==> flow/design.v <==
    `timescale 1ns / 1ps
    module chip8_cpu (
        input wire clk,
        input wire reset,
        input wire [7:0] mem_data_in,
        input wire [15:0] key_pressed,
        output reg mem_read,
        output reg [11:0] mem_addr_out,
        output reg [7:0] mem_data_out,
        output reg mem_write
    );
        reg [11:0]    pc;
        reg [11:0]    I;
        reg [7:0]     V[0:15];
        reg [15:0]    opcode;
        reg [3:0]     state;
        reg [3:0]     pc_data;
        reg [11:0]    stack[0:15];
        reg [7:0]     opcode_fh;
        reg [7:0]     opcode_sh;
        reg [7:0]     delay_timer,sound_timer; 
        reg [20:0]    one_hz;
        reg [3:0]     i;
        reg [15:0]    lfsr;       
        reg [1:0]     bcd_step;   
        wire [7:0]    vx = V[opcode[11:8]];
        wire [7:0]    vy = V[opcode[7:4]];
        wire [8:0]    add_xy = {1'b0, vx} + {1'b0, vy};
        wire [7:0]    bcd_h = vx / 8'd100;
        wire [7:0]    bcd_t = (vx / 8'd10) % 8'd10;
        wire [7:0]    bcd_o = vx % 8'd10;
        reg  [3:0]    key_idx;
        integer       k;
        always @(*) begin
            key_idx = 4'd0;
            for (k = 15; k >= 0; k = k - 1)
                if (key_pressed[k]) key_idx = k[3:0];
        end
        localparam FETCH1 = 0;
        localparam FETCH1_WAIT = 1;
        localparam FETCH2 = 2;
        localparam FETCH2_WAIT = 3;
        localparam LASTFETCH = 4;
        localparam EXECUTE = 5;
        localparam LASTFETCH_WAIT = 6;
        localparam STORE = 7;
        localparam RETRIEVE = 8;
        localparam RETRIEVE_WAIT = 9;
        localparam RETRIEVE_WAIT2 = 10;
        localparam BCD = 11;
        localparam KEYWAIT = 12;
        always @(posedge clk or posedge reset) begin
            if(reset) begin
                pc <= 12'h200;
                state <= FETCH1;
                opcode <= 0;
                I <= 12'd0;
                opcode_fh <= 0;
                opcode_sh <= 0;
                mem_read <= 0;
                mem_write <= 0;
                delay_timer <= 0;
                pc_data <= 0;
                one_hz <= 0;
                sound_timer <= 0;
                lfsr <= 16'hACE1;
                bcd_step <= 0;
            end else begin
                if (one_hz == 833333) begin  
                    one_hz <= 0;
                    if (delay_timer > 0)
                        delay_timer <= delay_timer - 1;
                    if (sound_timer > 0)
                        sound_timer <= sound_timer - 1;
                end else begin
                    one_hz <= one_hz + 1;
                end
                mem_read <= 0;
                mem_write <= 0;
            case(state)
                FETCH1: begin
                    mem_addr_out <= pc;
                    mem_read <= 1;
                    state <= FETCH1_WAIT;
                end
                FETCH1_WAIT: begin
                    state <= FETCH2;
                end
                FETCH2: begin
                    opcode_fh <= mem_data_in;
                    mem_addr_out <= pc + 1;
                    mem_read <= 1;
                    state <= FETCH2_WAIT;
                end
                FETCH2_WAIT: begin
                    state <= LASTFETCH;
                end
                LASTFETCH: begin
                    opcode_sh <= mem_data_in;
                    state <= LASTFETCH_WAIT;
                end 
                LASTFETCH_WAIT: begin
                    opcode <= {opcode_fh, opcode_sh};
                    state <= EXECUTE;
                end
                EXECUTE: begin
                    pc <= pc + 2;
                    state <= FETCH1;
                    case(opcode[15:12])                     
                        4'h6: begin
                            V[opcode[11:8]] <= opcode[7:0];
                        end
                        4'h7: begin
                            V[opcode[11:8]] <= V[opcode[11:8]] + opcode[7:0];
                        end
                        4'h1: begin
                            pc <= opcode[11:0];
                        end 
                        4'h2: begin
                            stack[pc_data] <= pc + 2;
                            pc <= opcode[11:0];
                            pc_data <= pc_data + 1;
                        end
                        4'h9: begin
                            if (vx != vy)
                                pc <= pc + 4;
                        end
                        4'h5: begin
                            if (vx == vy)
                                pc <= pc + 4;
                        end
                        4'h3: begin
                            if (vx == opcode[7:0])
                                pc <= pc + 4;
                        end
                        4'h4: begin
                            if (vx != opcode[7:0])
                                pc <= pc + 4;
                        end
                        4'h8: begin
                            case(opcode[3:0])
                                4'h0: V[opcode[11:8]] <= vy;
                                4'h1: V[opcode[11:8]] <= vx | vy;
                                4'h2: V[opcode[11:8]] <= vx & vy;
                                4'h3: V[opcode[11:8]] <= vx ^ vy;
                                4'h4: begin
                                    V[opcode[11:8]] <= add_xy[7:0];
                                    V[15] <= {7'd0, add_xy[8]};
                                end
                                4'h5: begin
                                    V[opcode[11:8]] <= vx - vy;
                                    V[15] <= {7'd0, vx >= vy};
                                end
                                4'h6: begin
                                    V[opcode[11:8]] <= vx >> 1;
                                    V[15] <= {7'd0, vx[0]};
                                end 
                                4'h7: begin
                                    V[opcode[11:8]] <= vy - vx;
                                    V[15] <= {7'd0, vy >= vx};
                                end
                                4'hE: begin
                                    V[opcode[11:8]] <= vx << 1;
                                    V[15] <= {7'd0, vx[7]};
                                end
                                default: ;
                            endcase
                        end
                        4'hA: begin 
                            I <= opcode[11:0];
                        end
                        4'hB: begin
                            pc <= opcode[11:0] + {4'd0, V[0]};
                        end
                        4'hC: begin
                            V[opcode[11:8]] <= opcode[7:0] & lfsr[7:0];
                            lfsr <= {lfsr[14:0], lfsr[15] ^ lfsr[13] ^ lfsr[12] ^ lfsr[10]};
                        end
                        4'hE: begin
                            case(opcode[7:0])
                                8'h9E: begin
                                    if (key_pressed[vx[3:0]])
                                        pc <= pc + 4;
                                end
                                8'hA1: begin
                                    if (key_pressed[vx[3:0]] != 1)
                                        pc <= pc + 4;
                                end
                                default: ;
                            endcase        
                        end    
                        4'hF: begin
                            case(opcode[7:0])
                                8'h07: begin
                                    V[opcode[11:8]] <= delay_timer;
                                end
                                8'h0A: begin
                                    pc <= pc;
                                    state <= KEYWAIT;
                                end
                                8'h15: begin
                                    delay_timer <= V[opcode[11:8]];
                                end
                                8'h18: begin
                                    sound_timer <= V[opcode[11:8]];
                                end
                                8'h1E: begin
                                    I <= I + V[opcode[11:8]];
                                end
                                8'h29: begin
                                    I <= {8'd0, vx[3:0]} * 12'd5;
                                end
                                8'h33: begin
                                    pc <= pc;
                                    bcd_step <= 0;
                                    state <= BCD;
                                end
                                8'h55: begin
                                    pc <= pc;
                                    i <= 0;
                                    state <= STORE;
                                end
                                8'h65: begin
                                    pc <= pc;
                                    i <= 0;
                                    state <= RETRIEVE;
                                end 
                                default: ;
                            endcase
                        end
                        4'hD: begin    
                        end
                        4'h0: begin
                            if (opcode[11:0] == 12'h0EE) begin
                                pc <= stack[pc_data - 1];
                                pc_data <= pc_data - 1;
                            end
                        end
                        default: ;
                    endcase 
                end
                STORE: begin 
                    mem_addr_out <= I + i;
                    mem_data_out <= V[i];
                    mem_write <= 1;
                    if (i == opcode[11:8]) begin
                        pc <= pc + 2;
                        state <= FETCH1;
                    end else begin
                        i <= i+1;
                        state <= STORE;
                    end
                end
                RETRIEVE: begin
                    mem_addr_out <= I + i;
                    mem_read <= 1;
                    state <= RETRIEVE_WAIT;
                end
                RETRIEVE_WAIT: begin
                    state <= RETRIEVE_WAIT2;
                end
                RETRIEVE_WAIT2: begin
                  V[i] <= mem_data_in;
                  if (i == opcode[11:8]) begin
                      pc <= pc + 2;
                      state <= FETCH1;
                  end else begin
                      i <= i + 1;
                      state <= RETRIEVE;
                  end
                end
                BCD: begin
                    mem_addr_out <= I + bcd_step;
                    mem_data_out <= (bcd_step == 0) ? bcd_h : (bcd_step == 1) ? bcd_t : bcd_o;
                    mem_write <= 1;
                    if (bcd_step == 2) begin
                        pc <= pc + 2;
                        state <= FETCH1;
                    end else begin
                        bcd_step <= bcd_step + 1;
                    end
                end
                KEYWAIT: begin
                    if (key_pressed != 16'd0) begin
                        V[opcode[11:8]] <= {4'd0, key_idx};
                        pc <= pc + 2;
                        state <= FETCH1;
                    end
                end
                default: state <= FETCH1;
            endcase
          end
        end
    endmodule
* Step by step through the tools: chip8_cpu
Tool output for the design above, in the order of the flow.
Lines are those of the file above, counted from 1.
Operators: Yosys type, input widths -> output width; for muxes data width and select width s.
Cell names lack the library's common part.
The mark - stands for no value.
- Top :: chip8_cpu
- Clock port :: clk
- Library :: sky130hd
- Corner :: tt_025C_1v80

* Word level
Counts by Yosys on the flattened word-level netlist (proc, flatten, opt, wreduce). Print and check cells are left out.
- Input port bits :: 26
- Output and inout bits :: 22
- Register bits :: 457
- Add/sub/neg operators :: 17
- Shift operators :: 1
- Magnitude comparators :: 3
- Reduce/logical cells :: 66
- Equality and inequality tests :: 377
- Div/mod/pow operators :: 4
- Muxes and demuxes :: 385
- Bitwise gates (word level) :: 8
- Multipliers :: 1
** Operators by type and width (count)
- $mux 8 :: 279
- $pmux 8 s9 :: 16
- $pmux 8 s5 :: 16
- $ne 4x4->1 const B :: 139
- $pmux 8 s3 :: 16
- $pmux 8 s16 :: 3
- $reduce_and 21->1 :: 15
- $eq 4x4->1 const B :: 53
- $ne 3x3->1 const B :: 67
- $pmux 12 s16 :: 1
- $mux 12 :: 11
- $eq 4x3->1 const B :: 32
- $pmux 12 s9 :: 1
- $pmux 12 s4 :: 2
- $mux 4 :: 24
- $ne 2x2->1 const B :: 40
- $pmux 12 s2 :: 3
- $reduce_and 4->1 :: 17
- $eq 4x2->1 const B :: 16
- $mod 8x4->8 const B :: 2
- $div 8x7->8 const B :: 1
- $pmux 4 s13 :: 1
- $eq 4x1->1 const B :: 8
- $logic_not 4->1 :: 8
- $div 8x4->8 const B :: 1
- $add 12x8->12 :: 2
- $add 21x1->21 const B :: 1
- $eq 21x20->1 const B :: 1
Not listed: further kinds 57, cells in them 86.

* Depth
Longest topological path by Yosys (ltp), each cell counted once; first at word level (registers and memories cut), then after technology mapping (sequential cells cut; the memories' decode and read muxes count).
- Word-level depth :: 19
- ABC_AREA :: 0
- Depth in mapped cells :: 59
- Depth with buffers taken out :: 56

* Mapped cells and area
Source: synth_stat.txt of the flow (Yosys; design flattened, memories mapped). It holds for the ABC_AREA given above (unset counts as 0); a run with the other value may have another netlist.
** Cell types
- edfxtp_1 :: count 344, total area 1.03E+04 um2
- dfrtp_1 :: count 112, total area 2.8E+03 um2
- ha_1 :: count 112, total area 1.4E+03 um2
- nand2_1 :: count 252, total area 945.907 um2
- o21ai_0 :: count 180, total area 900.864 um2
- nor2_1 :: count 209, total area 784.502 um2
- a21oi_1 :: count 145, total area 725.696 um2
- xnor2_1 :: count 72, total area 630.605 um2
- mux2_2 :: count 53, total area 596.822 um2
- a22oi_1 :: count 76, total area 570.547 um2
- a221oi_1 :: count 63, total area 551.779 um2
- mux2i_1 :: count 49, total area 490.47 um2
- clkbuf_1 :: count 124, total area 465.446 um2
- nand3_1 :: count 87, total area 435.418 um2
- a22o_1 :: count 45, total area 394.128 um2
- xor2_1 :: count 45, total area 394.128 um2
- inv_1 :: count 87, total area 326.563 um2
- dfstp_2 :: count 10, total area 262.752 um2
Not listed: further types 90, cells in them 673.
- Flip-flops :: 466
- Cells in the netlist :: 2738
- Buffer cells :: 170
- Synthesis area :: 28250.8 um2
- Sequential part of the area :: 13395.3 um2

* Timing after synthesis
Path of least setup slack by OpenSTA after synthesis, without wires, with an ideal clock, recovery checks aside; 20% of the period is set as input and as output delay. Where synthesis merged equal registers, the netlist keeps one of their names.
- Kind :: register -> register
- From :: register opcode[8]
- To :: register mem_data_out[2]
- Clock period :: 12.0 ns
- Path buffers :: 2
- Launch time at the first pin :: 0.000 ns
- Path slack :: 0.801 ns
- Library setup time :: 0.261 ns
- Data arrival time :: 10.938 ns
- Driving pins on the path :: 55
- Path delay :: 11.199 ns
- Period reached after synthesis :: 11.199 ns
"path delay" = arrival - input delay + setup time.
"driving pins on the path" counts driving pins, that of a launching flip-flop among them; a cell with two outputs on the path counts twice.
"period reached after synthesis" is the clock period less the worst setup slack; recovery checks do not enter. This is arithmetic on one report: input and output delays are still those of the set period (20% each).
Between the ends stands the longest chain of elaborated cells between them, by number of cells; it is not shown to be the way that was timed. Of several equally long chains one is given.
Each line given opens the expression or statement behind the cell; cells for indexed reads and writes are added by Yosys, which also makes memories of some case tables.
- Cell sequence :: dfrtp_1 buf_4 nand2_1 nor3_1 or4_1 o32a_4 buf_2 ha_1 nand3_1 nor4b_2 a21oi_2 mux2i_4 ha_1 o21ai_0 a21oi_1 mux2i_1 ha_1 o21a_1 (+19 left out) a31o_2 o31ai_2 xnor2_1 mux2_2 ha_1 nand2_1 nor3b_1 mux2i_1 nor2b_1 o311a_1 a211o_1 nor4_4 or3_1 nand2_1 inv_2 ha_1 a21o_1 a221o_1
- Cells in the longest elaborated chain :: 7
- Elaborated cells between the ends (all ways) :: 24
- Those cells by class :: div (4); eq/ne (15); mux (4); reduce/logical (1)
** RTL lines, path post-synthesis
- from (decl) :: line 15 : reg [15:0]    opcode;
- from (assign) :: line 56 : opcode <= 0;
- from (assign) :: line 103 : opcode <= {opcode_fh, opcode_sh};
- $eq 4x4->1 :: line 26 : wire [7:0]    vx = V[opcode[11:8]];
- $pmux 8 s16 :: line 26
- $div 8x4->8 :: line 30 : wire [7:0]    bcd_t = (vx / 8'd10) % 8'd10;
- $mod 8x4->8 :: line 30
- $mux 8 (2 in a row) :: line 274 : mem_data_out <= (bcd_step == 0) ? bcd_h : (bcd_step == 1) ? bcd_t : bcd_o;
- $pmux 8 s2 :: line 80 : case(state)
- to (assign) :: line 244 : mem_data_out <= V[i];
- to (assign) :: line 274
- to (decl) :: line 9 : output reg [7:0] mem_data_out,

* Worst path after layout
From the final timing report of flow run 1: the path of least setup slack in the routed layout; clock arrival at registers is part of the times.
- Kind :: register -> register
- From :: register opcode[11]
- To :: register mem_data_out[2]
- Library setup time :: 0.24 ns
- Launch time at the first pin :: 0.58 ns
- Path slack :: -3.16 ns
- Data arrival time :: 10.37 ns
- Path buffers :: 2
- Clock period :: 6.8 ns
- Driving pins on the path :: 55
Between the ends stands the longest chain of elaborated cells between them, by number of cells; it is not shown to be the way that was timed. Of several equally long chains one is given.
- Cell sequence :: dfrtp_2 buf_4 mux2i_1 nor3_1 or4_4 o32a_4 ha_4 nand3_4 buf_4 nor3_2 a21oi_2 mux2i_4 ha_1 inv_1 a21oi_4 mux2i_2 ha_1 o21a_1 (+19 left out) a31o_4 o31ai_4 xnor2_1 mux2_4 ha_4 nand2_4 nor3b_4 mux2i_1 nor2b_1 o311a_1 a211o_1 nor4_4 or3_4 nand2_4 inv_4 ha_4 a21o_1 a221o_1
- Cells in the longest elaborated chain :: 7
- Elaborated cells between the ends (all ways) :: 24
- Those cells by class :: div (4); eq/ne (15); mux (4); reduce/logical (1)
** RTL lines, path after layout
- from (decl) :: line 15 : reg [15:0]    opcode;
- from (assign) :: line 56 : opcode <= 0;
- from (assign) :: line 103 : opcode <= {opcode_fh, opcode_sh};
- $eq 4x4->1 :: line 26 : wire [7:0]    vx = V[opcode[11:8]];
- $pmux 8 s16 :: line 26
- $div 8x4->8 :: line 30 : wire [7:0]    bcd_t = (vx / 8'd10) % 8'd10;
- $mod 8x4->8 :: line 30
- $mux 8 (2 in a row) :: line 274 : mem_data_out <= (bcd_step == 0) ? bcd_h : (bcd_step == 1) ? bcd_t : bcd_o;
- $pmux 8 s2 :: line 80 : case(state)
- to (assign) :: line 244 : mem_data_out <= V[i];
- to (assign) :: line 274
- to (decl) :: line 9 : output reg [7:0] mem_data_out,

6 stored runs of chip8_cpu in the flow (synthesis by Yosys, layout by OpenROAD, sky130hd cells), in arbitrary order. Constraints: input delay and output delay 20% of the set period each, output load 0.01 pF.
By "clock period achieved" is meant the clock period of the run minus its worst setup slack. This is arithmetic on one report: input and output delays are still those of the set period (20% each).
"total power of the final layout" is the tool's figure for a default switching activity; nothing was simulated.

** Flow run 1
- Settings :: CORE_UTILIZATION=40; period_ns=6.8; CAP_MARGIN=20; CORE_MARGIN=2; SLEW_MARGIN=20
- Total power of the final layout :: 0.00923 W
- Clock period achieved :: 9.961 ns
- Lowest setup slack :: -3.161 ns
- Worst hold slack :: 0.350 ns
- Utilization of the finished layout :: 48.9%
- Full die area :: 72767.8 um2
- Synthesis area :: 28250.8 um2
- Final setup TNS :: -23.526 ns

** Flow run 2
- Settings :: CELL_PAD_IN_SITES_GLOBAL_PLACEMENT=3; CORE_UTILIZATION=61; CTS_CLUSTER_DIAMETER=346; CTS_CLUSTER_SIZE=78; GPL_TIMING_DRIVEN=1; MAX_ROUTING_LAYER=met5; MIN_ROUTING_LAYER=met2; SETUP_SLACK_MARGIN=0.39; SLEW_MARGIN=40; TNS_END_PERCENT=100; period_ns=15.0; CAP_MARGIN=20; CORE_MARGIN=2
- Outcome :: did not finish, placement stopped with GPL-0301

** Flow run 3
- Settings :: ABC_AREA=1; CAP_MARGIN=40; CELL_PAD_IN_SITES_GLOBAL_PLACEMENT=2; CORE_ASPECT_RATIO=1.29; CORE_UTILIZATION=30; CTS_CLUSTER_DIAMETER=114; CTS_CLUSTER_SIZE=84; GPL_ROUTABILITY_DRIVEN=0; HOLD_SLACK_MARGIN=0.29; MAX_ROUTING_LAYER=met4; SLEW_MARGIN=15; TNS_END_PERCENT=90; period_ns=12.0; CORE_MARGIN=2
- Total power of the final layout :: 0.00505 W
- Clock period achieved :: 10.671 ns
- Lowest setup slack :: 1.329 ns
- Worst hold slack :: 0.367 ns
- Utilization of the finished layout :: 34.0%
- Full die area :: 94051.5 um2
- Synthesis area :: 27478.9 um2
- Final setup TNS :: 0.000 ns

** Flow run 4
- Settings :: CORE_UTILIZATION=40; period_ns=12.0; CAP_MARGIN=20; CORE_MARGIN=2; SLEW_MARGIN=20
- Total power of the final layout :: 0.004958 W
- Clock period achieved :: 11.460 ns
- Lowest setup slack :: 0.540 ns
- Worst hold slack :: 0.343 ns
- Utilization of the finished layout :: 45.8%
- Full die area :: 72767.8 um2
- Synthesis area :: 28250.8 um2
- Final setup TNS :: 0.000 ns

** Flow run 5
- Settings :: ABC_AREA=0; CELL_PAD_IN_SITES_DETAIL_PLACEMENT=2; CORE_ASPECT_RATIO=0.62; CORE_MARGIN=5; CORE_UTILIZATION=49; CTS_CLUSTER_DIAMETER=329; GPL_ROUTABILITY_DRIVEN=1; GPL_TIMING_DRIVEN=1; HOLD_SLACK_MARGIN=0.01; MAX_ROUTING_LAYER=met4; MIN_ROUTING_LAYER=met1; period_ns=17.5; CAP_MARGIN=20; SLEW_MARGIN=20
- Total power of the final layout :: 0.003614 W
- Clock period achieved :: 15.613 ns
- Lowest setup slack :: 1.887 ns
- Worst hold slack :: 0.380 ns
- Utilization of the finished layout :: 55.1%
- Full die area :: 62694.5 um2
- Synthesis area :: 28250.8 um2
- Final setup TNS :: 0.000 ns

** Flow run 6
- Settings :: ABC_AREA=1; CAP_MARGIN=35; CELL_PAD_IN_SITES_DETAIL_PLACEMENT=2; CELL_PAD_IN_SITES_GLOBAL_PLACEMENT=1; CORE_ASPECT_RATIO=0.62; CORE_MARGIN=9; CORE_UTILIZATION=49; CTS_CLUSTER_DIAMETER=329; CTS_CLUSTER_SIZE=90; GPL_ROUTABILITY_DRIVEN=1; GPL_TIMING_DRIVEN=1; MAX_ROUTING_LAYER=met4; MIN_ROUTING_LAYER=met1; PLACE_DENSITY_LB_ADDON=0.28; period_ns=17.5; SLEW_MARGIN=20
- Outcome :: did not finish, placement stopped with DPL-0033
